==> flow/design.v <==
`timescale 1ns / 1ps
module battleship(
input wire clk,
input wire rst,  
input wire ARDUINO_A0,    
input wire ARDUINO_A1,    
input wire ARDUINO_A2,    
input wire ARDUINO_A3,    
output reg ARDUINO_IO0,   
output reg ARDUINO_IO1,   
output reg ARDUINO_IO2,   
output reg ARDUINO_IO6,   
output reg ARDUINO_IO7,   
output reg ARDUINO_IO8,   
output reg ARDUINO_IO9,   
output reg ARDUINO_IO10,  
output reg ARDUINO_IO11,  
output reg ARDUINO_A4,  
output reg ARDUINO_A5,  
output reg PMOD1_D0_P,  
output reg PMOD1_D0_N,  
output reg PMOD1_D1_P,  
output reg PMOD1_D1_N,  
output reg PMOD1_D2_P,  
output reg PMOD1_D2_N,  
output reg PMOD2_D0_P,  
output reg PMOD2_D0_N,  
output reg PMOD2_D1_P,  
output reg PMOD2_D2_P,  
output reg PMOD2_D2_N,  
output reg PMOD2_D3_P,  
output reg ARDUINO_IO3,   
output reg ARDUINO_IO4,   
output reg ARDUINO_IO5    
);
reg makeBoards;
reg make2DArray;
reg [7:0] playerOneBoard [0:2][0:2];     
reg [1:0] a;  
reg [1:0] b;  
reg [7:0] playerOneSHIPSBoard [0:2][0:2];  
reg [1:0] c;  
reg [1:0] d;  
reg [2:0] numShipsP1;
reg [2:0] hitsP1;
reg [7:0] playerTwoBoard [0:2][0:2];  
reg [1:0] e;  
reg [1:0] f;  
reg [7:0] playerTwoSHIPSBoard [0:2][0:2];  
reg [1:0] g;  
reg [1:0] h;  
reg [2:0] numShipsP2;
reg [2:0] hitsP2;
reg [2:0] playerTurn;
integer i, j;  
reg [3:0] nineStates; 
reg [3:0] nineStates2;
reg [5:0] gameLogicState;
reg [2:0] inputRow;  
reg [2:0] inputCol;  
reg [26:0] customCounter;  
reg customClk; 
reg [26:0] oneSecondCounter;  
reg oneSecondClk; 
reg [1:0] turnOnFirstBoard;
reg [1:0] turnOnSecondBoard;
localparam [26:0] DISP_DIV = 27'd24;
localparam [26:0] GAME_DIV = 27'd1249;
wire customTick    = (customCounter == DISP_DIV) && (customClk == 1'b0);
wire oneSecondTick = (oneSecondCounter == GAME_DIV) && (oneSecondClk == 1'b0);
always@(posedge clk)
begin
if (rst)
    begin
        customClk <= 0;
        customCounter <= 0;
    end
else if (customCounter == DISP_DIV)  
    begin
        customClk <= ~customClk;  
        customCounter <= 0;  
    end
else
    begin
        customCounter <= customCounter + 1;  
    end
end
always@(posedge clk)
begin
if (rst)
    begin
        oneSecondClk <= 0;
        oneSecondCounter <= 0;
    end
else if (oneSecondCounter == GAME_DIV)  
    begin
        oneSecondClk <= ~oneSecondClk;  
        oneSecondCounter <= 0;  
    end
else
    begin
        oneSecondCounter <= oneSecondCounter + 1;  
    end
end
always @ (posedge clk)
begin
if (rst)
begin
    gameLogicState = 0;
    inputRow = 0;
    inputCol = 0;
    numShipsP1 = 0;
    hitsP1 = 0;
    numShipsP2 = 0;
    hitsP2 = 0;
    playerTurn = 1;
    turnOnFirstBoard <= 0;
    turnOnSecondBoard <= 0;
    ARDUINO_A4 = 0;
    ARDUINO_A5 = 0;
end
else if (oneSecondTick)
begin
case (gameLogicState) 
0:  
begin
    for (i = 0; i < 3; i = i + 1) begin
        for (j = 0; j < 3; j = j + 1) begin
            playerOneBoard[i][j] <= 1;
            playerOneSHIPSBoard[i][j] <= 1;
            playerTwoBoard[i][j] <= 1;
            playerTwoSHIPSBoard[i][j] <= 1;
        end
    end
    gameLogicState = gameLogicState + 1;
end
1:  
begin
    ARDUINO_A4 = 1;
    ARDUINO_A5 = 0;
    if (ARDUINO_A0 == 0) 
    begin
        if(ARDUINO_A1 == 0)  
        begin
            inputRow = 0;
        end
        else if(ARDUINO_A2 == 0)  
        begin
            inputRow = 1;
        end
        else if(ARDUINO_A3 == 0)  
        begin
            inputRow = 2;
        end
        gameLogicState = gameLogicState + 1;  
   end 
end
2:  
begin
    ARDUINO_A4 = 0;
    ARDUINO_A5 = 1;
    if (ARDUINO_A0 == 0) 
    begin
        if(ARDUINO_A1 == 0 )  
        begin
            inputCol = 0;
        end
        else if(ARDUINO_A2 == 0)  
        begin
            inputCol = 1;
        end
        else if(ARDUINO_A3 == 0)  
        begin
            inputCol = 2;
        end
        gameLogicState = gameLogicState + 1;  
   end 
end
3:  
begin
    playerOneSHIPSBoard[inputRow][inputCol] <= 2;
    numShipsP1 = numShipsP1 + 1;
    if (numShipsP1 == 2) 
    begin
        gameLogicState = 4;  
    end
    else
    begin
        gameLogicState = 1;  
    end
end
4:  
begin
    ARDUINO_A4 = 1;
    ARDUINO_A5 = 0;
    if (ARDUINO_A0 == 0) 
    begin
        if(ARDUINO_A1 == 0)  
        begin
            inputRow = 0;
        end
        else if(ARDUINO_A2 == 0)  
        begin
            inputRow = 1;
        end
        else if(ARDUINO_A3 == 0)  
        begin
            inputRow = 2;
        end
        gameLogicState = gameLogicState + 1;  
   end 
end
5:  
begin
    ARDUINO_A4 = 0;
    ARDUINO_A5 = 1;
    if (ARDUINO_A0 == 0) 
    begin
        if(ARDUINO_A1 == 0 )  
        begin
            inputCol = 0;
        end
        else if(ARDUINO_A2 == 0)  
        begin
            inputCol = 1;
        end
        else if(ARDUINO_A3 == 0)  
        begin
            inputCol = 2;
        end
        gameLogicState = gameLogicState + 1;  
   end 
end
6:  
begin
    if(inputCol == 2)
    begin
        playerOneSHIPSBoard[inputRow][inputCol-1] <= 2;
        playerOneSHIPSBoard[inputRow][inputCol] <= 2;
    end
    else if (inputCol == 1 || inputCol == 0)
    begin
        playerOneSHIPSBoard[inputRow][inputCol] <= 2;
        playerOneSHIPSBoard[inputRow][inputCol+1] <= 2;
    end
    else
    begin
    end
    gameLogicState = 7;
end
7:  
begin
    ARDUINO_A4 = 1;
    ARDUINO_A5 = 0;
    if (ARDUINO_A0 == 0) 
    begin
        if(ARDUINO_A1 == 0)  
        begin
            inputRow = 0;
        end
        else if(ARDUINO_A2 == 0)  
        begin
            inputRow = 1;
        end
        else if(ARDUINO_A3 == 0)  
        begin
            inputRow = 2;
        end
        gameLogicState = gameLogicState + 1;  
   end 
end
8:  
begin
    ARDUINO_A4 = 0;
    ARDUINO_A5 = 1;
    if (ARDUINO_A0 == 0) 
    begin
        if(ARDUINO_A1 == 0 )  
        begin
            inputCol = 0;
        end
        else if(ARDUINO_A2 == 0)  
        begin
            inputCol = 1;
        end
        else if(ARDUINO_A3 == 0)  
        begin
            inputCol = 2;
        end
        gameLogicState = gameLogicState + 1;  
   end 
end
9:  
begin
    playerTwoSHIPSBoard[inputRow][inputCol] <= 2;
    numShipsP2 = numShipsP2 + 1;
    if (numShipsP2 == 2) 
    begin
        gameLogicState = 10;  
    end
    else
    begin
        gameLogicState = 7;  
    end
end
10:  
begin
    ARDUINO_A4 = 1;
    ARDUINO_A5 = 0;
    if (ARDUINO_A0 == 0) 
    begin
        if(ARDUINO_A1 == 0)  
        begin
            inputRow = 0;
        end
        else if(ARDUINO_A2 == 0)  
        begin
            inputRow = 1;
        end
        else if(ARDUINO_A3 == 0)  
        begin
            inputRow = 2;
        end
        gameLogicState = gameLogicState + 1;  
   end 
end
11:  
begin
    ARDUINO_A4 = 0;
    ARDUINO_A5 = 1;
    if (ARDUINO_A0 == 0) 
    begin
        if(ARDUINO_A1 == 0 )  
        begin
            inputCol = 0;
        end
        else if(ARDUINO_A2 == 0)  
        begin
            inputCol = 1;
        end
        else if(ARDUINO_A3 == 0)  
        begin
            inputCol = 2;
        end
        gameLogicState = gameLogicState + 1;  
   end 
end
12:  
begin
    if(inputCol == 2)
    begin
        playerTwoSHIPSBoard[inputRow][inputCol-1] <= 2;
        playerTwoSHIPSBoard[inputRow][inputCol] <= 2;
    end
    else if (inputCol == 1 || inputCol == 0)
    begin
        playerTwoSHIPSBoard[inputRow][inputCol] <= 2;
        playerTwoSHIPSBoard[inputRow][inputCol+1] <= 2;
    end
    else
    begin
    end
    turnOnFirstBoard <= 1;
    turnOnSecondBoard <= 1;
    gameLogicState = 13;
end
13:  
begin
    ARDUINO_A4 = 1;
    ARDUINO_A5 = 0;
    if (ARDUINO_A0 == 0) 
    begin
        if(ARDUINO_A1 == 0)  
        begin
            inputRow = 0;
        end
        else if(ARDUINO_A2 == 0)  
        begin
            inputRow = 1;
        end
        else if(ARDUINO_A3 == 0)  
        begin
            inputRow = 2;
        end
        gameLogicState = gameLogicState + 1;  
   end 
end
14:  
begin
    ARDUINO_A4 = 0;
    ARDUINO_A5 = 1;
    if (ARDUINO_A0 == 0) 
    begin
        if(ARDUINO_A1 == 0 )  
        begin
            inputCol = 0;
        end
        else if(ARDUINO_A2 == 0)  
        begin
            inputCol = 1;
        end
        else if(ARDUINO_A3 == 0)  
        begin
            inputCol = 2;
        end
        gameLogicState = gameLogicState + 1;  
   end 
end
15:  
begin
    if (playerTurn == 1)
    begin
        if (playerOneSHIPSBoard[inputRow][inputCol] == 2 )
        begin
            playerOneBoard[inputRow][inputCol] <= 2; 
            playerTurn = 2;
            hitsP2 = hitsP2 + 1;
        end
        else 
        begin
            playerOneBoard[inputRow][inputCol] <= 3;
            playerTurn = 2;
        end
    end  
    else
    begin
     if (playerTwoSHIPSBoard[inputRow][inputCol] == 2 )
       begin
           playerTwoBoard[inputRow][inputCol] <= 2;
           playerTurn = 1;
           hitsP1 = hitsP1 + 1;
       end
       else 
       begin
           playerTwoBoard[inputRow][inputCol] <= 3;
           playerTurn = 1;
       end
    end
    if(hitsP2 == 4)
    begin
        turnOnFirstBoard <= 0;
        gameLogicState = 16;  
    end
    else if ( hitsP1 == 4)
    begin
        turnOnSecondBoard <= 0;
        gameLogicState = 16;  
    end
    else
    begin
        gameLogicState = 13;  
    end
end
16: 
begin
   ARDUINO_A4 = 0;
   ARDUINO_A5 = 0;
   if (ARDUINO_A1 == 0 && ARDUINO_A3 == 0 && ARDUINO_A2 == 0)
   begin
       a = 0;
       b = 0;
       c = 0;
       d = 0;
       e = 0;
       f = 0;
       g = 0;
       hitsP1 = 0;
       hitsP2 = 0;
       playerTurn = 1;
       turnOnFirstBoard <= 0;
       turnOnSecondBoard <= 0;
       gameLogicState = 0;
   end
end
default:
begin
end
endcase
end  
end  
always @ (posedge clk)
begin
if (rst)
begin
    nineStates <= 1;
    ARDUINO_IO0 = 0; ARDUINO_IO1 = 0; ARDUINO_IO2 = 0;
    ARDUINO_IO3 = 1; ARDUINO_IO4 = 1; ARDUINO_IO5 = 1;
    ARDUINO_IO6 = 0; ARDUINO_IO7 = 0; ARDUINO_IO8 = 0;
    ARDUINO_IO9 = 0; ARDUINO_IO10 = 0; ARDUINO_IO11 = 0;
end
else if (customTick)
begin
if (turnOnFirstBoard == 1)
begin
case (nineStates)
1:    
begin
    if (playerOneBoard[0][0] == 1)  
    begin
        ARDUINO_IO0 = 1;  
        ARDUINO_IO1 = 0;  
        ARDUINO_IO2 = 0;  
        ARDUINO_IO9 = 0;  
        ARDUINO_IO10 = 0;  
        ARDUINO_IO11 = 0;  
        ARDUINO_IO6 = 0;  
        ARDUINO_IO7 = 0;  
        ARDUINO_IO8 = 0;  
        ARDUINO_IO3 = 0;  
        ARDUINO_IO4 = 1; 
        ARDUINO_IO5 = 1;
    end
    else if ( playerOneBoard[0][0] == 3)
    begin
        ARDUINO_IO0 = 0;  
        ARDUINO_IO1 = 0;  
        ARDUINO_IO2 = 0;  
        ARDUINO_IO9 = 1;  
        ARDUINO_IO10 = 0;  
        ARDUINO_IO11 = 0;  
        ARDUINO_IO6 = 0;  
        ARDUINO_IO7 = 0;  
        ARDUINO_IO8 = 0;  
        ARDUINO_IO3 = 0;  
        ARDUINO_IO4 = 1; 
        ARDUINO_IO5 = 1;
    end
    else if ( playerOneBoard[0][0] == 2)
    begin
        ARDUINO_IO0 = 0;  
        ARDUINO_IO1 = 0;  
        ARDUINO_IO2 = 0;  
        ARDUINO_IO9 = 0;  
        ARDUINO_IO10 = 0;  
        ARDUINO_IO11 = 0;  
        ARDUINO_IO6 = 1;  
        ARDUINO_IO7 = 0;  
        ARDUINO_IO8 = 0;  
        ARDUINO_IO3 = 0;  
        ARDUINO_IO4 = 1; 
        ARDUINO_IO5 = 1;
    end
    else  
    begin
        ARDUINO_IO0 = 0;  
        ARDUINO_IO1 = 0;  
        ARDUINO_IO2 = 0;  
        ARDUINO_IO9 = 0;  
        ARDUINO_IO10 = 0;  
        ARDUINO_IO11 = 0;  
        ARDUINO_IO6 = 0;  
        ARDUINO_IO7 = 0;  
        ARDUINO_IO8 = 0;  
        ARDUINO_IO3 = 1;  
        ARDUINO_IO4 = 1; 
        ARDUINO_IO5 = 1;
       end
end
2:  
begin
    if (playerOneBoard[0][1] == 1)  
    begin
        ARDUINO_IO0 = 0;  
        ARDUINO_IO1 = 1;  
        ARDUINO_IO2 = 0;  
        ARDUINO_IO9 = 0;  
        ARDUINO_IO10 = 0;  
        ARDUINO_IO11 = 0;  
        ARDUINO_IO6 = 0;  
        ARDUINO_IO7 = 0;  
        ARDUINO_IO8 = 0;  
        ARDUINO_IO3 = 0;  
        ARDUINO_IO4 = 1; 
        ARDUINO_IO5 = 1;
    end
    else if ( playerOneBoard[0][1] == 2)
    begin
        ARDUINO_IO0 = 0;  
        ARDUINO_IO1 = 0;  
        ARDUINO_IO2 = 0;  
        ARDUINO_IO9 = 0;  
        ARDUINO_IO10 = 0;  
        ARDUINO_IO11 = 0;  
        ARDUINO_IO6 = 0;  
        ARDUINO_IO7 = 1;  
        ARDUINO_IO8 = 0;  
        ARDUINO_IO3 = 0;  
        ARDUINO_IO4 = 1; 
        ARDUINO_IO5 = 1;
    end
    else if ( playerOneBoard[0][1] == 3)
    begin
        ARDUINO_IO0 = 0;  
        ARDUINO_IO1 = 0;  
        ARDUINO_IO2 = 0;  
        ARDUINO_IO9 = 0;  
        ARDUINO_IO10 = 1;  
        ARDUINO_IO11 = 0;  
        ARDUINO_IO6 = 0;  
        ARDUINO_IO7 = 0;  
        ARDUINO_IO8 = 0;  
        ARDUINO_IO3 = 0;  
        ARDUINO_IO4 = 1; 
        ARDUINO_IO5 = 1;
    end
    else  
    begin
        ARDUINO_IO0 = 0;  
        ARDUINO_IO1 = 0;  
        ARDUINO_IO2 = 0;  
        ARDUINO_IO9 = 0;  
        ARDUINO_IO10 = 0;  
        ARDUINO_IO11 = 0;  
        ARDUINO_IO6 = 0;  
        ARDUINO_IO7 = 0;  
        ARDUINO_IO8 = 0;  
        ARDUINO_IO3 = 1;  
        ARDUINO_IO4 = 1; 
        ARDUINO_IO5 = 1;
       end
end
3:  
begin
    if (playerOneBoard[0][2] == 1)  
    begin
        ARDUINO_IO0 = 0;  
        ARDUINO_IO1 = 0;  
        ARDUINO_IO2 = 1;  
        ARDUINO_IO9 = 0;  
        ARDUINO_IO10 = 0;  
        ARDUINO_IO11 = 0;  
        ARDUINO_IO6 = 0;  
        ARDUINO_IO7 = 0;  
        ARDUINO_IO8 = 0;  
        ARDUINO_IO3 = 0;  
        ARDUINO_IO4 = 1; 
        ARDUINO_IO5 = 1;
    end
    else if ( playerOneBoard[0][2] == 2)
    begin
        ARDUINO_IO0 = 0;  
        ARDUINO_IO1 = 0;  
        ARDUINO_IO2 = 0;  
        ARDUINO_IO9 = 0;  
        ARDUINO_IO10 = 0;  
        ARDUINO_IO11 = 0;  
        ARDUINO_IO6 = 0;  
        ARDUINO_IO7 = 0;  
        ARDUINO_IO8 = 1;  
        ARDUINO_IO3 = 0;  
        ARDUINO_IO4 = 1; 
        ARDUINO_IO5 = 1;
    end
    else if ( playerOneBoard[0][2] == 3)
    begin
        ARDUINO_IO0 = 0;  
        ARDUINO_IO1 = 0;  
        ARDUINO_IO2 = 0;  
        ARDUINO_IO9 = 0;  
        ARDUINO_IO10 = 0;  
        ARDUINO_IO11 = 1;  
        ARDUINO_IO6 = 0;  
        ARDUINO_IO7 = 0;  
        ARDUINO_IO8 = 0;  
        ARDUINO_IO3 = 0;  
        ARDUINO_IO4 = 1; 
        ARDUINO_IO5 = 1;
    end
    else  
    begin
        ARDUINO_IO0 = 0;  
        ARDUINO_IO1 = 0;  
        ARDUINO_IO2 = 0;  
        ARDUINO_IO9 = 0;  
        ARDUINO_IO10 = 0;  
        ARDUINO_IO11 = 0;  
        ARDUINO_IO6 = 0;  
        ARDUINO_IO7 = 0;  
        ARDUINO_IO8 = 0;  
        ARDUINO_IO3 = 1;  
        ARDUINO_IO4 = 1; 
        ARDUINO_IO5 = 1;
       end
end
4:  
begin
    if (playerOneBoard[1][0] == 1)  
    begin
        ARDUINO_IO0 = 1;  
        ARDUINO_IO1 = 0;  
        ARDUINO_IO2 = 0;  
        ARDUINO_IO9 = 0;  
        ARDUINO_IO10 = 0;  
        ARDUINO_IO11 = 0;  
        ARDUINO_IO6 = 0;  
        ARDUINO_IO7 = 0;  
        ARDUINO_IO8 = 0;  
        ARDUINO_IO3 = 1;  
        ARDUINO_IO4 = 0; 
        ARDUINO_IO5 = 1;
    end
    else if ( playerOneBoard[1][0] == 2)
    begin
        ARDUINO_IO0 = 0;  
        ARDUINO_IO1 = 0;  
        ARDUINO_IO2 = 0;  
        ARDUINO_IO9 = 0;  
        ARDUINO_IO10 = 0;  
        ARDUINO_IO11 = 0;  
        ARDUINO_IO6 = 1;  
        ARDUINO_IO7 = 0;  
        ARDUINO_IO8 = 0;  
        ARDUINO_IO3 = 1; 
        ARDUINO_IO4 = 0; 
        ARDUINO_IO5 = 1;
    end
    else if ( playerOneBoard[1][0] == 3)
    begin
        ARDUINO_IO0 = 0;  
        ARDUINO_IO1 = 0;  
        ARDUINO_IO2 = 0;  
        ARDUINO_IO9 = 1;  
        ARDUINO_IO10 = 0;  
        ARDUINO_IO11 = 0;  
        ARDUINO_IO6 = 0;  
        ARDUINO_IO7 = 0;  
        ARDUINO_IO8 = 0;  
        ARDUINO_IO3 = 1; 
        ARDUINO_IO4 = 0;  
        ARDUINO_IO5 = 1;
    end
    else  
    begin
        ARDUINO_IO0 = 0;  
        ARDUINO_IO1 = 0;  
        ARDUINO_IO2 = 0;  
        ARDUINO_IO9 = 0;  
        ARDUINO_IO10 = 0;  
        ARDUINO_IO11 = 0;  
        ARDUINO_IO6 = 0;  
        ARDUINO_IO7 = 0;  
        ARDUINO_IO8 = 0;  
        ARDUINO_IO3 = 1;  
        ARDUINO_IO4 = 1; 
        ARDUINO_IO5 = 1;
       end
end
5:  
begin
    if (playerOneBoard[1][1] == 1)  
    begin
        ARDUINO_IO0 = 0;  
        ARDUINO_IO1 = 1;  
        ARDUINO_IO2 = 0;  
        ARDUINO_IO9 = 0;  
        ARDUINO_IO10 = 0;  
        ARDUINO_IO11 = 0;  
        ARDUINO_IO6 = 0;  
        ARDUINO_IO7 = 0;  
        ARDUINO_IO8 = 0;  
        ARDUINO_IO3 = 1; 
        ARDUINO_IO4 = 0;  
        ARDUINO_IO5 = 1;
    end
    else if ( playerOneBoard[1][1] == 2)
    begin
        ARDUINO_IO0 = 0;  
        ARDUINO_IO1 = 0;  
        ARDUINO_IO2 = 0;  
        ARDUINO_IO9 = 0;  
        ARDUINO_IO10 = 0;  
        ARDUINO_IO11 = 0;  
        ARDUINO_IO6 = 0;  
        ARDUINO_IO7 = 1;  
        ARDUINO_IO8 = 0;  
        ARDUINO_IO3 = 1; 
        ARDUINO_IO4 = 0; 
        ARDUINO_IO5 = 1;
    end
    else if ( playerOneBoard[1][1] == 3)
    begin
        ARDUINO_IO0 = 0;  
        ARDUINO_IO1 = 0;  
        ARDUINO_IO2 = 0;  
        ARDUINO_IO9 = 0;  
        ARDUINO_IO10 = 1;  
        ARDUINO_IO11 = 0;  
        ARDUINO_IO6 = 0;  
        ARDUINO_IO7 = 0;  
        ARDUINO_IO8 = 0;  
        ARDUINO_IO3 = 1; 
        ARDUINO_IO4 = 0;  
        ARDUINO_IO5 = 1;
    end
    else  
    begin
        ARDUINO_IO0 = 0;  
        ARDUINO_IO1 = 0;  
        ARDUINO_IO2 = 0;  
        ARDUINO_IO9 = 0;  
        ARDUINO_IO10 = 0;  
        ARDUINO_IO11 = 0;  
        ARDUINO_IO6 = 0;  
        ARDUINO_IO7 = 0;  
        ARDUINO_IO8 = 0;  
        ARDUINO_IO3 = 1;  
        ARDUINO_IO4 = 1; 
        ARDUINO_IO5 = 1;
       end
end
6:  
begin
    if (playerOneBoard[1][2] == 1)  
    begin
        ARDUINO_IO0 = 0;  
        ARDUINO_IO1 = 0;  
        ARDUINO_IO2 = 1;  
        ARDUINO_IO9 = 0;  
        ARDUINO_IO10 = 0;  
        ARDUINO_IO11 = 0;  
        ARDUINO_IO6 = 0;  
        ARDUINO_IO7 = 0;  
        ARDUINO_IO8 = 0;  
        ARDUINO_IO3 = 1; 
        ARDUINO_IO4 = 0;  
        ARDUINO_IO5 = 1;
    end
    else if ( playerOneBoard[1][2] == 2)
    begin
        ARDUINO_IO0 = 0;  
        ARDUINO_IO1 = 0;  
        ARDUINO_IO2 = 0;  
        ARDUINO_IO9 = 0;  
        ARDUINO_IO10 = 0;  
        ARDUINO_IO11 = 0;  
        ARDUINO_IO6 = 0;  
        ARDUINO_IO7 = 0;  
        ARDUINO_IO8 = 1;  
        ARDUINO_IO3 = 1;  
        ARDUINO_IO4 = 0; 
        ARDUINO_IO5 = 1;
    end
    else if ( playerOneBoard[1][2] == 3)
    begin
        ARDUINO_IO0 = 0;  
        ARDUINO_IO1 = 0;  
        ARDUINO_IO2 = 0;  
        ARDUINO_IO9 = 0;  
        ARDUINO_IO10 = 0;  
        ARDUINO_IO11 = 1;  
        ARDUINO_IO6 = 0;  
        ARDUINO_IO7 = 0;  
        ARDUINO_IO8 = 0;  
        ARDUINO_IO3 = 1; 
        ARDUINO_IO4 = 0;  
        ARDUINO_IO5 = 1;
    end
    else  
    begin
        ARDUINO_IO0 = 0;  
        ARDUINO_IO1 = 0;  
        ARDUINO_IO2 = 0;  
        ARDUINO_IO9 = 0;  
        ARDUINO_IO10 = 0;  
        ARDUINO_IO11 = 0;  
        ARDUINO_IO6 = 0;  
        ARDUINO_IO7 = 0;  
        ARDUINO_IO8 = 0;  
        ARDUINO_IO3 = 1;  
        ARDUINO_IO4 = 1; 
        ARDUINO_IO5 = 1;
       end
end
7:  
begin
    if (playerOneBoard[2][0] == 1)  
    begin
        ARDUINO_IO0 = 1;  
        ARDUINO_IO1 = 0;  
        ARDUINO_IO2 = 0;  
        ARDUINO_IO9 = 0;  
        ARDUINO_IO10 = 0;  
        ARDUINO_IO11 = 0;  
        ARDUINO_IO6 = 0;  
        ARDUINO_IO7 = 0;  
        ARDUINO_IO8 = 0;  
        ARDUINO_IO3 = 1; 
        ARDUINO_IO4 = 1; 
        ARDUINO_IO5 = 0;  
    end
    else if ( playerOneBoard[2][0] == 2)
    begin
        ARDUINO_IO0 = 0;  
        ARDUINO_IO1 = 0;  
        ARDUINO_IO2 = 0;  
        ARDUINO_IO9 = 0;  
        ARDUINO_IO10 = 0;  
        ARDUINO_IO11 = 0;  
        ARDUINO_IO6 = 1;  
        ARDUINO_IO7 = 0;  
        ARDUINO_IO8 = 0;  
        ARDUINO_IO3 = 1; 
        ARDUINO_IO4 = 1; 
        ARDUINO_IO5 = 0;
    end
    else if ( playerOneBoard[2][0] == 3)
    begin
        ARDUINO_IO0 = 0;  
        ARDUINO_IO1 = 0;  
        ARDUINO_IO2 = 0;  
        ARDUINO_IO9 = 1;  
        ARDUINO_IO10 = 0;  
        ARDUINO_IO11 = 0;  
        ARDUINO_IO6 = 0;  
        ARDUINO_IO7 = 0;  
        ARDUINO_IO8 = 0;  
        ARDUINO_IO3 = 1; 
        ARDUINO_IO4 = 1; 
        ARDUINO_IO5 = 0;  
    end
    else  
    begin
        ARDUINO_IO0 = 0;  
        ARDUINO_IO1 = 0;  
        ARDUINO_IO2 = 0;  
        ARDUINO_IO9 = 0;  
        ARDUINO_IO10 = 0;  
        ARDUINO_IO11 = 0;  
        ARDUINO_IO6 = 0;  
        ARDUINO_IO7 = 0;  
        ARDUINO_IO8 = 0;  
        ARDUINO_IO3 = 1;  
        ARDUINO_IO4 = 1; 
        ARDUINO_IO5 = 1;
       end
end
8:  
begin
    if (playerOneBoard[2][1] == 1)  
    begin
        ARDUINO_IO0 = 0;  
        ARDUINO_IO1 = 1;  
        ARDUINO_IO2 = 0;  
        ARDUINO_IO9 = 0;  
        ARDUINO_IO10 = 0;  
        ARDUINO_IO11 = 0;  
        ARDUINO_IO6 = 0;  
        ARDUINO_IO7 = 0;  
        ARDUINO_IO8 = 0;  
        ARDUINO_IO3 = 1; 
        ARDUINO_IO4 = 1; 
        ARDUINO_IO5 = 0;  
    end
    else if ( playerOneBoard[2][1] == 2)
    begin
        ARDUINO_IO0 = 0;  
        ARDUINO_IO1 = 0;  
        ARDUINO_IO2 = 0;  
        ARDUINO_IO9 = 0;  
        ARDUINO_IO10 = 0;  
        ARDUINO_IO11 = 0;  
        ARDUINO_IO6 = 0;  
        ARDUINO_IO7 = 1;  
        ARDUINO_IO8 = 0;  
        ARDUINO_IO3 = 1; 
        ARDUINO_IO4 = 1; 
        ARDUINO_IO5 = 0;
    end
    else if ( playerOneBoard[2][1] == 3)
    begin
        ARDUINO_IO0 = 0;  
        ARDUINO_IO1 = 0;  
        ARDUINO_IO2 = 0;  
        ARDUINO_IO9 = 0;  
        ARDUINO_IO10 = 1;  
        ARDUINO_IO11 = 0;  
        ARDUINO_IO6 = 0;  
        ARDUINO_IO7 = 0;  
        ARDUINO_IO8 = 0;  
        ARDUINO_IO3 = 1; 
        ARDUINO_IO4 = 1; 
        ARDUINO_IO5 = 0;  
    end
    else  
    begin
        ARDUINO_IO0 = 0;  
        ARDUINO_IO1 = 0;  
        ARDUINO_IO2 = 0;  
        ARDUINO_IO9 = 0;  
        ARDUINO_IO10 = 0;  
        ARDUINO_IO11 = 0;  
        ARDUINO_IO6 = 0;  
        ARDUINO_IO7 = 0;  
        ARDUINO_IO8 = 0;  
        ARDUINO_IO3 = 1;  
        ARDUINO_IO4 = 1; 
        ARDUINO_IO5 = 1;
       end
end
9:  
begin
    if (playerOneBoard[2][2] == 1)  
    begin
        ARDUINO_IO0 = 0;  
        ARDUINO_IO1 = 0;  
        ARDUINO_IO2 = 1;  
        ARDUINO_IO9 = 0;  
        ARDUINO_IO10 = 0;  
        ARDUINO_IO11 = 0;  
        ARDUINO_IO6 = 0;  
        ARDUINO_IO7 = 0;  
        ARDUINO_IO8 = 0;  
        ARDUINO_IO3 = 1; 
        ARDUINO_IO4 = 1; 
        ARDUINO_IO5 = 0;  
    end
    else if ( playerOneBoard[2][2] == 2)
    begin
        ARDUINO_IO0 = 0;  
        ARDUINO_IO1 = 0;  
        ARDUINO_IO2 = 0;  
        ARDUINO_IO9 = 0;  
        ARDUINO_IO10 = 0;  
        ARDUINO_IO11 = 0;  
        ARDUINO_IO6 = 0;  
        ARDUINO_IO7 = 0;  
        ARDUINO_IO8 = 1;  
        ARDUINO_IO3 = 1; 
        ARDUINO_IO4 = 1; 
        ARDUINO_IO5 = 0;
    end
    else if ( playerOneBoard[2][2] == 3)
    begin
        ARDUINO_IO0 = 0;  
        ARDUINO_IO1 = 0;  
        ARDUINO_IO2 = 0;  
        ARDUINO_IO9 = 0;  
        ARDUINO_IO10 = 0;  
        ARDUINO_IO11 = 1;  
        ARDUINO_IO6 = 0;  
        ARDUINO_IO7 = 0;  
        ARDUINO_IO8 = 0;  
        ARDUINO_IO3 = 1; 
        ARDUINO_IO4 = 1; 
        ARDUINO_IO5 = 0;  
    end
    else  
    begin
        ARDUINO_IO0 = 0;  
        ARDUINO_IO1 = 0;  
        ARDUINO_IO2 = 0;  
        ARDUINO_IO9 = 0;  
        ARDUINO_IO10 = 0;  
        ARDUINO_IO11 = 0;  
        ARDUINO_IO6 = 0;  
        ARDUINO_IO7 = 0;  
        ARDUINO_IO8 = 0;  
        ARDUINO_IO3 = 1;  
        ARDUINO_IO4 = 1; 
        ARDUINO_IO5 = 1;
       end
end
default:  
begin
    ARDUINO_IO0 = 0;    
    ARDUINO_IO1 = 0;    
    ARDUINO_IO2 = 0;     
    ARDUINO_IO3 = 1;    
    ARDUINO_IO4 = 1;   
    ARDUINO_IO5 = 1;    
    ARDUINO_IO9 = 0;  
    ARDUINO_IO10 = 0;  
    ARDUINO_IO11 = 0;  
    ARDUINO_IO6 = 0;  
    ARDUINO_IO7 = 0;  
    ARDUINO_IO8 = 0;  
end
endcase
end  
nineStates <= nineStates + 1;
if (nineStates >= 10 )
begin
    nineStates <= 1;
end
end  
end  
always @ (posedge clk)
begin
if (rst)
begin
    nineStates2 <= 1;
    PMOD1_D0_P = 0; PMOD1_D0_N = 0; PMOD1_D1_P = 0;
    PMOD1_D1_N = 0; PMOD1_D2_P = 0; PMOD1_D2_N = 0;
    PMOD2_D0_P = 0; PMOD2_D0_N = 0; PMOD2_D1_P = 0;
    PMOD2_D2_P = 1; PMOD2_D2_N = 1; PMOD2_D3_P = 1;
end
else if (customTick)
begin
if (turnOnSecondBoard == 1)
begin
case (nineStates2)
1:    
begin
    if (playerTwoBoard[0][0] == 1)  
    begin
        PMOD1_D1_N = 1;  
        PMOD1_D2_P = 0;  
        PMOD1_D2_N = 0;  
        PMOD1_D0_P = 0;  
        PMOD1_D0_N = 0;  
        PMOD1_D1_P = 0;  
        PMOD2_D0_P = 0;  
        PMOD2_D0_N = 0;  
        PMOD2_D1_P = 0;  
        PMOD2_D2_P = 0;  
        PMOD2_D2_N = 1; 
        PMOD2_D3_P = 1;
    end
    else if ( playerTwoBoard[0][0] == 3)
    begin
        PMOD1_D1_N = 0;  
        PMOD1_D2_P = 0;  
        PMOD1_D2_N = 0;  
        PMOD1_D0_P = 1;  
        PMOD1_D0_N = 0;  
        PMOD1_D1_P = 0;  
        PMOD2_D0_P = 0;  
        PMOD2_D0_N = 0;  
        PMOD2_D1_P = 0;  
        PMOD2_D2_P = 0;  
        PMOD2_D2_N = 1; 
        PMOD2_D3_P = 1;
    end
    else if ( playerTwoBoard[0][0] == 2)
    begin
        PMOD1_D1_N = 0;  
        PMOD1_D2_P = 0;  
        PMOD1_D2_N = 0;  
        PMOD1_D0_P = 0;  
        PMOD1_D0_N = 0;  
        PMOD1_D1_P = 0;  
        PMOD2_D0_P = 1;  
        PMOD2_D0_N = 0;  
        PMOD2_D1_P = 0;  
        PMOD2_D2_P = 0;  
        PMOD2_D2_N = 1; 
        PMOD2_D3_P = 1;
    end
    else  
    begin
        PMOD1_D1_N = 0;  
        PMOD1_D2_P = 0;  
        PMOD1_D2_N = 0;  
        PMOD1_D0_P = 0;  
        PMOD1_D0_N = 0;  
        PMOD1_D1_P = 0;  
        PMOD2_D0_P = 0;  
        PMOD2_D0_N = 0;  
        PMOD2_D1_P = 0;  
        PMOD2_D2_P = 1;  
        PMOD2_D2_N = 1; 
        PMOD2_D3_P = 1;
       end
end
2:  
begin
    if (playerTwoBoard[0][1] == 1)  
    begin
        PMOD1_D1_N = 0;  
        PMOD1_D2_P = 1;  
        PMOD1_D2_N = 0;  
        PMOD1_D0_P = 0;  
        PMOD1_D0_N = 0;  
        PMOD1_D1_P = 0;  
        PMOD2_D0_P = 0;  
        PMOD2_D0_N = 0;  
        PMOD2_D1_P = 0;  
        PMOD2_D2_P = 0;  
        PMOD2_D2_N = 1; 
        PMOD2_D3_P = 1;
    end
    else if ( playerTwoBoard[0][1] == 2)
    begin
        PMOD1_D1_N = 0;  
        PMOD1_D2_P = 0;  
        PMOD1_D2_N = 0;  
        PMOD1_D0_P = 0;  
        PMOD1_D0_N = 0;  
        PMOD1_D1_P = 0;  
        PMOD2_D0_P = 0;  
        PMOD2_D0_N = 1;  
        PMOD2_D1_P = 0;  
        PMOD2_D2_P = 0;  
        PMOD2_D2_N = 1; 
        PMOD2_D3_P = 1;
    end
    else if ( playerTwoBoard[0][1] == 3)
    begin
        PMOD1_D1_N = 0;  
        PMOD1_D2_P = 0;  
        PMOD1_D2_N = 0;  
        PMOD1_D0_P = 0;  
        PMOD1_D0_N = 1;  
        PMOD1_D1_P = 0;  
        PMOD2_D0_P = 0;  
        PMOD2_D0_N = 0;  
        PMOD2_D1_P = 0;  
        PMOD2_D2_P = 0;  
        PMOD2_D2_N = 1; 
        PMOD2_D3_P = 1;
    end
    else  
    begin
        PMOD1_D1_N = 0;  
        PMOD1_D2_P = 0;  
        PMOD1_D2_N = 0;  
        PMOD1_D0_P = 0;  
        PMOD1_D0_N = 0;  
        PMOD1_D1_P = 0;  
        PMOD2_D0_P = 0;  
        PMOD2_D0_N = 0;  
        PMOD2_D1_P = 0;  
        PMOD2_D2_P = 1;  
        PMOD2_D2_N = 1; 
        PMOD2_D3_P = 1;
       end
end
3:  
begin
    if (playerTwoBoard[0][2] == 1)  
    begin
        PMOD1_D1_N = 0;  
        PMOD1_D2_P = 0;  
        PMOD1_D2_N = 1;  
        PMOD1_D0_P = 0;  
        PMOD1_D0_N = 0;  
        PMOD1_D1_P = 0;  
        PMOD2_D0_P = 0;  
        PMOD2_D0_N = 0;  
        PMOD2_D1_P = 0;  
        PMOD2_D2_P = 0;  
        PMOD2_D2_N = 1; 
        PMOD2_D3_P = 1;
    end
    else if ( playerTwoBoard[0][2] == 2)
    begin
        PMOD1_D1_N = 0;  
        PMOD1_D2_P = 0;  
        PMOD1_D2_N = 0;  
        PMOD1_D0_P = 0;  
        PMOD1_D0_N = 0;  
        PMOD1_D1_P = 0;  
        PMOD2_D0_P = 0;  
        PMOD2_D0_N = 0;  
        PMOD2_D1_P = 1;  
        PMOD2_D2_P = 0;  
        PMOD2_D2_N = 1; 
        PMOD2_D3_P = 1;
    end
    else if ( playerTwoBoard[0][2] == 3)
    begin
        PMOD1_D1_N = 0;  
        PMOD1_D2_P = 0;  
        PMOD1_D2_N = 0;  
        PMOD1_D0_P = 0;  
        PMOD1_D0_N = 0;  
        PMOD1_D1_P = 1;  
        PMOD2_D0_P = 0;  
        PMOD2_D0_N = 0;  
        PMOD2_D1_P = 0;  
        PMOD2_D2_P = 0;  
        PMOD2_D2_N = 1; 
        PMOD2_D3_P = 1;
    end
    else  
    begin
        PMOD1_D1_N = 0;  
        PMOD1_D2_P = 0;  
        PMOD1_D2_N = 0;  
        PMOD1_D0_P = 0;  
        PMOD1_D0_N = 0;  
        PMOD1_D1_P = 0;  
        PMOD2_D0_P = 0;  
        PMOD2_D0_N = 0;  
        PMOD2_D1_P = 0;  
       PMOD2_D2_P = 1;  
       PMOD2_D2_N = 1; 
       PMOD2_D3_P = 1;
       end
end
4:  
begin
    if (playerTwoBoard[1][0] == 1)  
    begin
        PMOD1_D1_N = 1;  
        PMOD1_D2_P = 0;  
        PMOD1_D2_N = 0;  
        PMOD1_D0_P = 0;  
        PMOD1_D0_N = 0;  
        PMOD1_D1_P = 0;  
        PMOD2_D0_P = 0;  
        PMOD2_D0_N = 0;  
        PMOD2_D1_P = 0;  
        PMOD2_D2_P = 1;  
        PMOD2_D2_N = 0; 
        PMOD2_D3_P = 1;
    end
    else if ( playerTwoBoard[1][0] == 2)
    begin
        PMOD1_D1_N = 0;  
        PMOD1_D2_P = 0;  
        PMOD1_D2_N = 0;  
        PMOD1_D0_P = 0;  
        PMOD1_D0_N = 0;  
        PMOD1_D1_P = 0;  
        PMOD2_D0_P = 1;  
        PMOD2_D0_N = 0;  
        PMOD2_D1_P = 0;  
        PMOD2_D2_P = 1;  
        PMOD2_D2_N = 0; 
        PMOD2_D3_P = 1;
    end
    else if ( playerTwoBoard[1][0] == 3)
    begin
        PMOD1_D1_N = 0;  
        PMOD1_D2_P = 0;  
        PMOD1_D2_N = 0;  
        PMOD1_D0_P = 1;  
        PMOD1_D0_N = 0;  
        PMOD1_D1_P = 0;  
        PMOD2_D0_P = 0;  
        PMOD2_D0_N = 0;  
        PMOD2_D1_P = 0;  
        PMOD2_D2_P = 1;  
        PMOD2_D2_N = 0; 
        PMOD2_D3_P = 1;
    end
    else  
    begin
        PMOD1_D1_N = 0;  
        PMOD1_D2_P = 0;  
        PMOD1_D2_N = 0;  
        PMOD1_D0_P = 0;  
        PMOD1_D0_N = 0;  
        PMOD1_D1_P = 0;  
        PMOD2_D0_P = 0;  
        PMOD2_D0_N = 0;  
        PMOD2_D1_P = 0;  
        PMOD2_D2_P = 1;  
        PMOD2_D2_N = 1; 
        PMOD2_D3_P = 1;
       end
end
5:  
begin
    if (playerTwoBoard[1][1] == 1)  
    begin
        PMOD1_D1_N = 0;  
        PMOD1_D2_P = 1;  
        PMOD1_D2_N = 0;  
        PMOD1_D0_P = 0;  
        PMOD1_D0_N = 0;  
        PMOD1_D1_P = 0;  
        PMOD2_D0_P = 0;  
        PMOD2_D0_N = 0;  
        PMOD2_D1_P = 0;  
        PMOD2_D2_P = 1;  
        PMOD2_D2_N = 0; 
        PMOD2_D3_P = 1;
    end
    else if ( playerTwoBoard[1][1] == 2)
    begin
        PMOD1_D1_N = 0;  
        PMOD1_D2_P = 0;  
        PMOD1_D2_N = 0;  
        PMOD1_D0_P = 0;  
        PMOD1_D0_N = 0;  
        PMOD1_D1_P = 0;  
        PMOD2_D0_P = 0;  
        PMOD2_D0_N = 1;  
        PMOD2_D1_P = 0;  
        PMOD2_D2_P = 1;  
        PMOD2_D2_N = 0; 
        PMOD2_D3_P = 1;
    end
    else if ( playerTwoBoard[1][1] == 3)
    begin
        PMOD1_D1_N = 0;  
        PMOD1_D2_P = 0;  
        PMOD1_D2_N = 0;  
        PMOD1_D0_P = 0;  
        PMOD1_D0_N = 1;  
        PMOD1_D1_P = 0;  
        PMOD2_D0_P = 0;  
        PMOD2_D0_N = 0;  
        PMOD2_D1_P = 0;  
        PMOD2_D2_P = 1;  
        PMOD2_D2_N = 0; 
        PMOD2_D3_P = 1;
    end
    else  
    begin
        PMOD1_D1_N = 0;  
        PMOD1_D2_P = 0;  
        PMOD1_D2_N = 0;  
        PMOD1_D0_P = 0;  
        PMOD1_D0_N = 0;  
        PMOD1_D1_P = 0;  
        PMOD2_D0_P = 0;  
        PMOD2_D0_N = 0;  
        PMOD2_D1_P = 0;  
        PMOD2_D2_P = 1; 
        PMOD2_D2_N = 1; 
        PMOD2_D3_P = 1;
       end
end
6:  
begin
    if (playerTwoBoard[1][2] == 1)  
    begin
        PMOD1_D1_N = 0;  
        PMOD1_D2_P = 0;  
        PMOD1_D2_N = 1;  
        PMOD1_D0_P = 0;  
        PMOD1_D0_N = 0;  
        PMOD1_D1_P = 0;  
        PMOD2_D0_P = 0;  
        PMOD2_D0_N = 0;  
        PMOD2_D1_P = 0;  
        PMOD2_D2_P = 1;  
        PMOD2_D2_N = 0; 
        PMOD2_D3_P = 1;
    end
    else if ( playerTwoBoard[1][2] == 2)
    begin
        PMOD1_D1_N = 0;  
        PMOD1_D2_P = 0;  
        PMOD1_D2_N = 0;  
        PMOD1_D0_P = 0;  
        PMOD1_D0_N = 0;  
        PMOD1_D1_P = 0;  
        PMOD2_D0_P = 0;  
        PMOD2_D0_N = 0;  
        PMOD2_D1_P = 1;  
        PMOD2_D2_P = 1;  
        PMOD2_D2_N = 0; 
        PMOD2_D3_P = 1;
    end
    else if ( playerTwoBoard[1][2] == 3)
    begin
        PMOD1_D1_N = 0;  
        PMOD1_D2_P = 0;  
        PMOD1_D2_N = 0;  
        PMOD1_D0_P = 0;  
        PMOD1_D0_N = 0;  
        PMOD1_D1_P = 1;  
        PMOD2_D0_P = 0;  
        PMOD2_D0_N = 0;  
        PMOD2_D1_P = 0;  
        PMOD2_D2_P = 1;  
        PMOD2_D2_N = 0; 
        PMOD2_D3_P = 1;
    end
    else  
    begin
        PMOD1_D1_N = 0;  
        PMOD1_D2_P = 0;  
        PMOD1_D2_N = 0;  
        PMOD1_D0_P = 0;  
        PMOD1_D0_N = 0;  
        PMOD1_D1_P = 0;  
        PMOD2_D0_P = 0;  
        PMOD2_D0_N = 0;  
        PMOD2_D1_P = 0;  
        PMOD2_D2_P = 1;  
        PMOD2_D2_N = 1; 
        PMOD2_D3_P = 1;
       end
end
7:  
begin
    if (playerTwoBoard[2][0] == 1)  
    begin
        PMOD1_D1_N = 1;  
        PMOD1_D2_P = 0;  
        PMOD1_D2_N = 0;  
        PMOD1_D0_P = 0;  
        PMOD1_D0_N = 0;  
        PMOD1_D1_P = 0;  
        PMOD2_D0_P = 0;  
        PMOD2_D0_N = 0;  
        PMOD2_D1_P = 0;  
        PMOD2_D2_P = 1;  
        PMOD2_D2_N = 1; 
        PMOD2_D3_P = 0; 
    end
    else if ( playerTwoBoard[2][0] == 2)
    begin
        PMOD1_D1_N = 0;  
        PMOD1_D2_P = 0;  
        PMOD1_D2_N = 0;  
        PMOD1_D0_P = 0;  
        PMOD1_D0_N = 0;  
        PMOD1_D1_P = 0;  
        PMOD2_D0_P = 1;  
        PMOD2_D0_N = 0;  
        PMOD2_D1_P = 0;  
        PMOD2_D2_P = 1;  
        PMOD2_D2_N = 1; 
        PMOD2_D3_P = 0;
    end
    else if ( playerTwoBoard[2][0] == 3)
    begin
        PMOD1_D1_N = 0;  
        PMOD1_D2_P = 0;  
        PMOD1_D2_N = 0;  
        PMOD1_D0_P = 1;  
        PMOD1_D0_N = 0;  
        PMOD1_D1_P = 0;  
        PMOD2_D0_P = 0;  
        PMOD2_D0_N = 0;  
        PMOD2_D1_P = 0;  
        PMOD2_D2_P = 1;  
        PMOD2_D2_N = 1; 
        PMOD2_D3_P = 0;
    end
    else  
    begin
        PMOD1_D1_N = 0;  
        PMOD1_D2_P = 0;  
        PMOD1_D2_N = 0;  
        PMOD1_D0_P = 0;  
        PMOD1_D0_N = 0;  
        PMOD1_D1_P = 0;  
        PMOD2_D0_P = 0;  
        PMOD2_D0_N = 0;  
        PMOD2_D1_P = 0;  
        PMOD2_D2_P = 1;  
        PMOD2_D2_N = 1; 
        PMOD2_D3_P = 1;
       end
end
8:  
begin
    if (playerTwoBoard[2][1] == 1)  
    begin
        PMOD1_D1_N = 0;  
        PMOD1_D2_P = 1;  
        PMOD1_D2_N = 0;  
        PMOD1_D0_P = 0;  
        PMOD1_D0_N = 0;  
        PMOD1_D1_P = 0;  
        PMOD2_D0_P = 0;  
        PMOD2_D0_N = 0;  
        PMOD2_D1_P = 0;  
        PMOD2_D2_P = 1;  
        PMOD2_D2_N = 1; 
        PMOD2_D3_P = 0;
    end
    else if ( playerTwoBoard[2][1] == 2)
    begin
        PMOD1_D1_N = 0;  
        PMOD1_D2_P = 0;  
        PMOD1_D2_N = 0;  
        PMOD1_D0_P = 0;  
        PMOD1_D0_N = 0;  
        PMOD1_D1_P = 0;  
        PMOD2_D0_P = 0;  
        PMOD2_D0_N = 1;  
        PMOD2_D1_P = 0;  
        PMOD2_D2_P = 1;  
        PMOD2_D2_N = 1; 
        PMOD2_D3_P = 0;
    end
    else if ( playerTwoBoard[2][1] == 3)
    begin
        PMOD1_D1_N = 0;  
        PMOD1_D2_P = 0;  
        PMOD1_D2_N = 0;  
        PMOD1_D0_P = 0;  
        PMOD1_D0_N = 1;  
        PMOD1_D1_P = 0;  
        PMOD2_D0_P = 0;  
        PMOD2_D0_N = 0;  
        PMOD2_D1_P = 0;  
        PMOD2_D2_P = 1;  
        PMOD2_D2_N = 1; 
        PMOD2_D3_P = 0;
    end
    else  
    begin
        PMOD1_D1_N = 0;  
        PMOD1_D2_P = 0;  
        PMOD1_D2_N = 0;  
        PMOD1_D0_P = 0;  
        PMOD1_D0_N = 0;  
        PMOD1_D1_P = 0;  
        PMOD2_D0_P = 0;  
        PMOD2_D0_N = 0;  
        PMOD2_D1_P = 0;  
        PMOD2_D2_P = 1;  
        PMOD2_D2_N = 1; 
        PMOD2_D3_P = 1;
       end
end
9:  
begin
    if (playerTwoBoard[2][2] == 1)  
    begin
        PMOD1_D1_N = 0;  
        PMOD1_D2_P = 0;  
        PMOD1_D2_N = 1;  
        PMOD1_D0_P = 0;  
        PMOD1_D0_N = 0;  
        PMOD1_D1_P = 0;  
        PMOD2_D0_P = 0;  
        PMOD2_D0_N = 0;  
        PMOD2_D1_P = 0;  
        PMOD2_D2_P = 1;  
        PMOD2_D2_N = 1; 
        PMOD2_D3_P = 0;
    end
    else if ( playerTwoBoard[2][2] == 2)
    begin
        PMOD1_D1_N = 0;  
        PMOD1_D2_P = 0;  
        PMOD1_D2_N = 0;  
        PMOD1_D0_P = 0;  
        PMOD1_D0_N = 0;  
        PMOD1_D1_P = 0;  
        PMOD2_D0_P = 0;  
        PMOD2_D0_N = 0;  
        PMOD2_D1_P = 1;  
        PMOD2_D2_P = 1;  
        PMOD2_D2_N = 1; 
        PMOD2_D3_P = 0;
    end
    else if ( playerTwoBoard[2][2] == 3)
    begin
        PMOD1_D1_N = 0;  
        PMOD1_D2_P = 0;  
        PMOD1_D2_N = 0;  
        PMOD1_D0_P = 0;  
        PMOD1_D0_N = 0;  
        PMOD1_D1_P = 1;  
        PMOD2_D0_P = 0;  
        PMOD2_D0_N = 0;  
        PMOD2_D1_P = 0;  
        PMOD2_D2_P = 1;  
        PMOD2_D2_N = 1; 
        PMOD2_D3_P = 0;
    end
    else  
    begin
        PMOD1_D1_N = 0;  
        PMOD1_D2_P = 0;  
        PMOD1_D2_N = 0;  
        PMOD1_D0_P = 0;  
        PMOD1_D0_N = 0;  
        PMOD1_D1_P = 0;  
        PMOD2_D0_P = 0;  
        PMOD2_D0_N = 0;  
        PMOD2_D1_P = 0;  
        PMOD2_D2_P = 1;  
        PMOD2_D2_N = 1; 
        PMOD2_D3_P = 0;
       end
end
default:  
begin
    PMOD1_D1_N = 0;  
    PMOD1_D2_P = 0;  
    PMOD1_D2_N = 0;  
    PMOD2_D2_P = 1;  
    PMOD2_D2_N = 1;  
    PMOD2_D3_P = 1;  
    PMOD1_D0_P = 0;  
    PMOD1_D0_N = 0;  
    PMOD1_D1_P = 0;  
    PMOD2_D0_P = 0;  
    PMOD2_D0_N = 0;  
    PMOD2_D1_P = 0;  
end
endcase
end
nineStates2 <= nineStates2 + 1;
if (nineStates2 >= 10 )
begin
    nineStates2 <= 1;
end
end  
end  
endmodule 
# ---- Step by step through the tools: battleship
# Tool output for the design above, in the order of the flow.
# Lines are those of the file above, counted from 1.
# Library cell names are shortened.
# Not given: n/a
dict set report design {
  top {battleship}
  clock_port {clk}
  library {sky130hd}
  corner {tt_025C_1v80}
}

# ---- Word level
# Yosys after proc, flatten, opt, wreduce and memory -nomap, before mapping. Memory bits, and registers merged into a memory's read port (data or address), are not among the register bits. Print and check cells are not counted. Equal cells are merged and count once.
# Memory sizes are those after Yosys's memory passes, which may raise the word count (mostly to a power of two), join words into wider ones and drop unused or constant bits.
dict set report word_totals {
  register_bits 121
  ram_bits 128
  n_memories 4
  in_bits 6
}
dict set report op_classes {
  add_sub_neg 14
  multipliers 1
  cmp 2
  equal 107
  n_mux 290
  n_logic 12
  reduce_and_logical 33
}
# name size width line_no
set memory_table {}
lappend memory_table {playerOneBoard 16 2 38} ;# reg [7:0] playerOneBoard [0:2][0:2];
lappend memory_table {playerOneSHIPSBoard 16 2 41} ;# reg [7:0] playerOneSHIPSBoard [0:2][0:2];
lappend memory_table {playerTwoBoard 16 2 46} ;# reg [7:0] playerTwoBoard [0:2][0:2];
lappend memory_table {playerTwoSHIPSBoard 16 2 49} ;# reg [7:0] playerTwoSHIPSBoard [0:2][0:2];
# cell n
set op_table {}
lappend op_table {{8-bit by 2-bit == test with 1-bit output (second input constant)} 38}
lappend op_table {{1-bit two-way mux} 205}
lappend op_table {{8-bit by 1-bit == test with 1-bit output (second input constant)} 18}
lappend op_table {{4-bit two-way mux} 20}
lappend op_table {{1-bit parallel mux with 3-bit select} 24}
lappend op_table {{27-bit by 1-bit adder with 27-bit output (second input constant)} 2}
lappend op_table {{6-bit by 4-bit == test with 1-bit output (second input constant)} 8}
lappend op_table {{6-bit parallel mux with 8-bit select} 1}
lappend op_table {{3-bit two-way mux} 16}
lappend op_table {{4-bit by 3-bit == test with 1-bit output (second input constant)} 8}
lappend op_table {{27-bit by 11-bit == test with 1-bit output (second input constant)} 1}
lappend op_table {{27-bit by 5-bit == test with 1-bit output (second input constant)} 1}
lappend op_table {{2-bit two-way mux} 13}
lappend op_table {{6-bit by 3-bit == test with 1-bit output (second input constant)} 4}
lappend op_table {{3-bit parallel mux with 2-bit select} 3}
lappend op_table {{4-bit by 2-bit == test with 1-bit output (second input constant)} 4}
lappend op_table {{4-bit == test (second input constant)} 4}
lappend op_table {{4-bit AND reduction} 4}
lappend op_table {{2-bit AND reduction} 6}
lappend op_table {{3-bit by 1-bit adder with 3-bit output (second input constant)} 4}
lappend op_table {{6-bit by 2-bit == test with 1-bit output (second input constant)} 2}
lappend op_table {{6-bit OR reduction} 2}
lappend op_table {{2-bit parallel mux with 3-bit select} 2}
lappend op_table {{6-bit two-way mux} 2}
lappend op_table {{10-bit OR reduction} 1}
lappend op_table {{2-bit != test (second input constant)} 5}
lappend op_table {{5-bit OR reduction} 2}
lappend op_table {{5-bit two-way mux} 2}
# Not listed: further kinds 29, cells in them 57.

# ---- Longest topological paths
# Yosys ltp: most cells in a row. Word level: on the elaborated netlist, between registers, memories and ports. Mapped: between sequential cells and ports; inverters and the memories' decode and read muxes count.
dict set report logic_depth {
  ltp_word 10
  abc_area 1
  mapped_depth 20
  ltp_nobuf 20
}

# ---- Mapped cells and area
# Source: synth_stat.txt of the flow (Yosys; design flattened, memories mapped). It holds for the ABC_AREA given above (unset counts as 0); a run with the other value may have another netlist.
# The area totals of this step are shown rounded.
dict set report synth_totals {
  cells 1509
  synth_area_mm2 0.0104
  flip_flops 188
}
# type n type_area_um2
set by_type {}
lappend by_type {dfxtp_1 170 3.4E+03}
lappend by_type {nand2_1 306 1.15E+03}
lappend by_type {inv_1 246 923.386}
lappend by_type {nor2_1 217 814.531}
lappend by_type {edfxtp_1 18 540.518}
lappend by_type {nand3_1 92 460.442}
lappend by_type {ha_1 30 375.36}
lappend by_type {o21ai_0 75 375.36}
lappend by_type {nor3_1 72 360.346}
lappend by_type {a21oi_1 51 255.245}
lappend by_type {o211ai_1 22 165.158}
lappend by_type {nand4_1 26 162.656}
lappend by_type {xor2_1 17 148.893}
lappend by_type {a31oi_1 15 93.84}
lappend by_type {nor2_2 13 81.328}
lappend by_type {fa_1 4 80.077}
lappend by_type {nor4_1 12 75.072}
lappend by_type {o31ai_1 10 75.072}
# Not listed: further types 34, cells in them 113.

# ---- Path before layout
# OpenSTA on the mapped netlist: ideal clock, no wires. The path of least setup slack (recovery checks aside). Input and output delay are each 20% of the period. Register names are those of the netlist, which keeps one name where synthesis merged equal registers.
dict set report synth_path {
  kind {register to register}
  start {register inputRow}
  end {register gameLogicState[3]}
  period_ns 5.0
  setup_ns 0.113
  launch_ns 0.000
  t_arrival_ns 2.879
  required_ns 4.887
  path_slack_ns 2.008
  delay_ns 2.992
  driving_pins 18
  n_path_buf 1
  period_less_setup_slack_ns 2.992
}
# "delay_ns" is the arrival time less input delay plus setup time.
# "driving_pins": output pins that drive a net of the path, with the launching flip-flop's if there is one; two outputs of one cell count as two.
# "period_less_setup_slack_ns" is the clock period less the worst setup slack; recovery checks do not enter. This is arithmetic on one report: input and output delays are still those of the set period (20% each).
# Where an end lacks its bit number, it is one bit of the signal, or one of the new flip-flops if synthesis recoded a state register.
# At most two assigning lines are given for a register; there are more.
dict set report synth_between {
  path_cell_list {dfxtp_1 > inv_1 > ha_1 > fa_1 > inv_2 > nor2_2 > nand2_1 > o21ai_1 > nand3_2 > buf_2 > nand4_1 > nand2_1 > inv_1 > nand2_1 > nand3_1 > nand3_1 > o21ai_1 > inv_1}
}
# item line_no
set synth_lines {}
lappend synth_lines {{from (decl)} 59} ;# reg [2:0] inputRow;
lappend synth_lines {{from (assign)} 110} ;# inputRow = 0;
lappend synth_lines {{from (assign)} 145} ;# inputRow = 0;
lappend synth_lines {{to (assign)} 135} ;# gameLogicState = gameLogicState + 1;
lappend synth_lines {{to (assign)} 155} ;# gameLogicState = gameLogicState + 1;
lappend synth_lines {{to (decl)} 58} ;# reg [5:0] gameLogicState;
# No chain of elaborated cells between the ends is given.

# ---- Worst path after layout
# Path of least setup slack in the final report of entry A (OpenROAD, finished layout, wires in). Where an end is a register, its clock arrival counts in the times.
dict set report layout_path {
  kind {register to register}
  start {register inputRow}
  end {register gameLogicState[0]}
  period_ns 4.44
  setup_ns 0.10
  launch_ns 0.47
  t_arrival_ns 4.11
  required_ns 4.81
  path_slack_ns 0.70
  driving_pins 17
  n_path_buf 0
}
# Where an end lacks its bit number, it is one bit of the signal, or one of the new flip-flops if synthesis recoded a state register.
# At most two assigning lines are given for a register; there are more.
dict set report layout_between {
  path_cell_list {dfxtp_1 > inv_1 > ha_1 > fa_1 > inv_2 > nor2_2 > nand2_1 > o21ai_1 > nand3_2 > nand3_1 > nand2_1 > nor2_1 > nand2_1 > nand3_1 > nand4_1 > nor2_1 > nor2_1}
}
# item line_no
set layout_lines {}
lappend layout_lines {{from (decl)} 59} ;# reg [2:0] inputRow;
lappend layout_lines {{from (assign)} 110} ;# inputRow = 0;
lappend layout_lines {{from (assign)} 145} ;# inputRow = 0;
lappend layout_lines {{to (assign)} 135} ;# gameLogicState = gameLogicState + 1;
lappend layout_lines {{to (assign)} 155} ;# gameLogicState = gameLogicState + 1;
lappend layout_lines {{to (decl)} 58} ;# reg [5:0] gameLogicState;
# No chain of elaborated cells between the ends is given.

; Design battleship on sky130hd. What follows are 5 stored runs of the flow, each under its own settings; their order means nothing. The constraints put input and output delay at 20% of the set period each and load the outputs with 0.01 pF.
; "achieved_clock_period_ns": clock period set for the run, less the worst setup slack. It is reckoned from that one timing run; input and output delays stay at 20% of the period that was set.
; The results are shown rounded.

[entry A: settings]
ABC_AREA = 1
CELL_PAD_IN_SITES_GLOBAL_PLACEMENT = 2
CORE_UTILIZATION = 19
CTS_CLUSTER_DIAMETER = 74
GPL_ROUTABILITY_DRIVEN = 1
MAX_ROUTING_LAYER = met4
PLACE_DENSITY = 0.69
period_ns = 4.44
CAP_MARGIN = 20
CORE_MARGIN = 2
SLEW_MARGIN = 20
[entry A: results]
synth_chip_area_mm2 = 0.0104
design_die_area_mm2 = 0.0565
finalUtil_pct = 22.4
worstSetupSlack_ns = 0.704
setup_tns_ns = 0.000
timing.hold.ws_ns = 0.455
achieved_clock_period_ns = 3.736

[entry B: settings]
CELL_PAD_IN_SITES_GLOBAL_PLACEMENT = 3
CORE_UTILIZATION = 40
GPL_TIMING_DRIVEN = 0
PLACE_DENSITY_LB_ADDON = 0.14
SLEW_MARGIN = 35
TNS_END_PERCENT = 35
period_ns = 4.3
CAP_MARGIN = 20
CORE_MARGIN = 2
[entry B: results]
synth_chip_area_mm2 = 0.00964
design_die_area_mm2 = 0.0254
finalUtil_pct = 46.5
worstSetupSlack_ns = 0.241
setup_tns_ns = 0.000
timing.hold.ws_ns = 0.453
achieved_clock_period_ns = 4.059

[entry C: settings]
CELL_PAD_IN_SITES_DETAIL_PLACEMENT = 1
CORE_UTILIZATION = 27
CTS_CLUSTER_DIAMETER = 207
CTS_CLUSTER_SIZE = 65
GPL_ROUTABILITY_DRIVEN = 1
HOLD_SLACK_MARGIN = 0.08
PLACE_DENSITY_LB_ADDON = 0.26
SETUP_SLACK_MARGIN = 0.87
period_ns = 2.93
CAP_MARGIN = 20
CORE_MARGIN = 2
SLEW_MARGIN = 20
[entry C: results]
synth_chip_area_mm2 = 0.00964
design_die_area_mm2 = 0.0372
finalUtil_pct = 40.0
worstSetupSlack_ns = -0.564
setup_tns_ns = -19.8
timing.hold.ws_ns = 0.429
achieved_clock_period_ns = 3.494

[entry D: settings]
CORE_UTILIZATION = 40
period_ns = 4.35
CAP_MARGIN = 20
CORE_MARGIN = 2
SLEW_MARGIN = 20
[entry D: results]
synth_chip_area_mm2 = 0.00964
design_die_area_mm2 = 0.0254
finalUtil_pct = 46.1
worstSetupSlack_ns = 0.522
setup_tns_ns = 0.000
timing.hold.ws_ns = 0.454
achieved_clock_period_ns = 3.828

[entry E: settings]
CORE_UTILIZATION = 40
period_ns = 5.0
CAP_MARGIN = 20
CORE_MARGIN = 2
SLEW_MARGIN = 20
[entry E: results]
synth_chip_area_mm2 = 0.00964
design_die_area_mm2 = 0.0254
finalUtil_pct = 45.9
worstSetupSlack_ns = 0.735
setup_tns_ns = 0.000
timing.hold.ws_ns = 0.450
achieved_clock_period_ns = 4.265
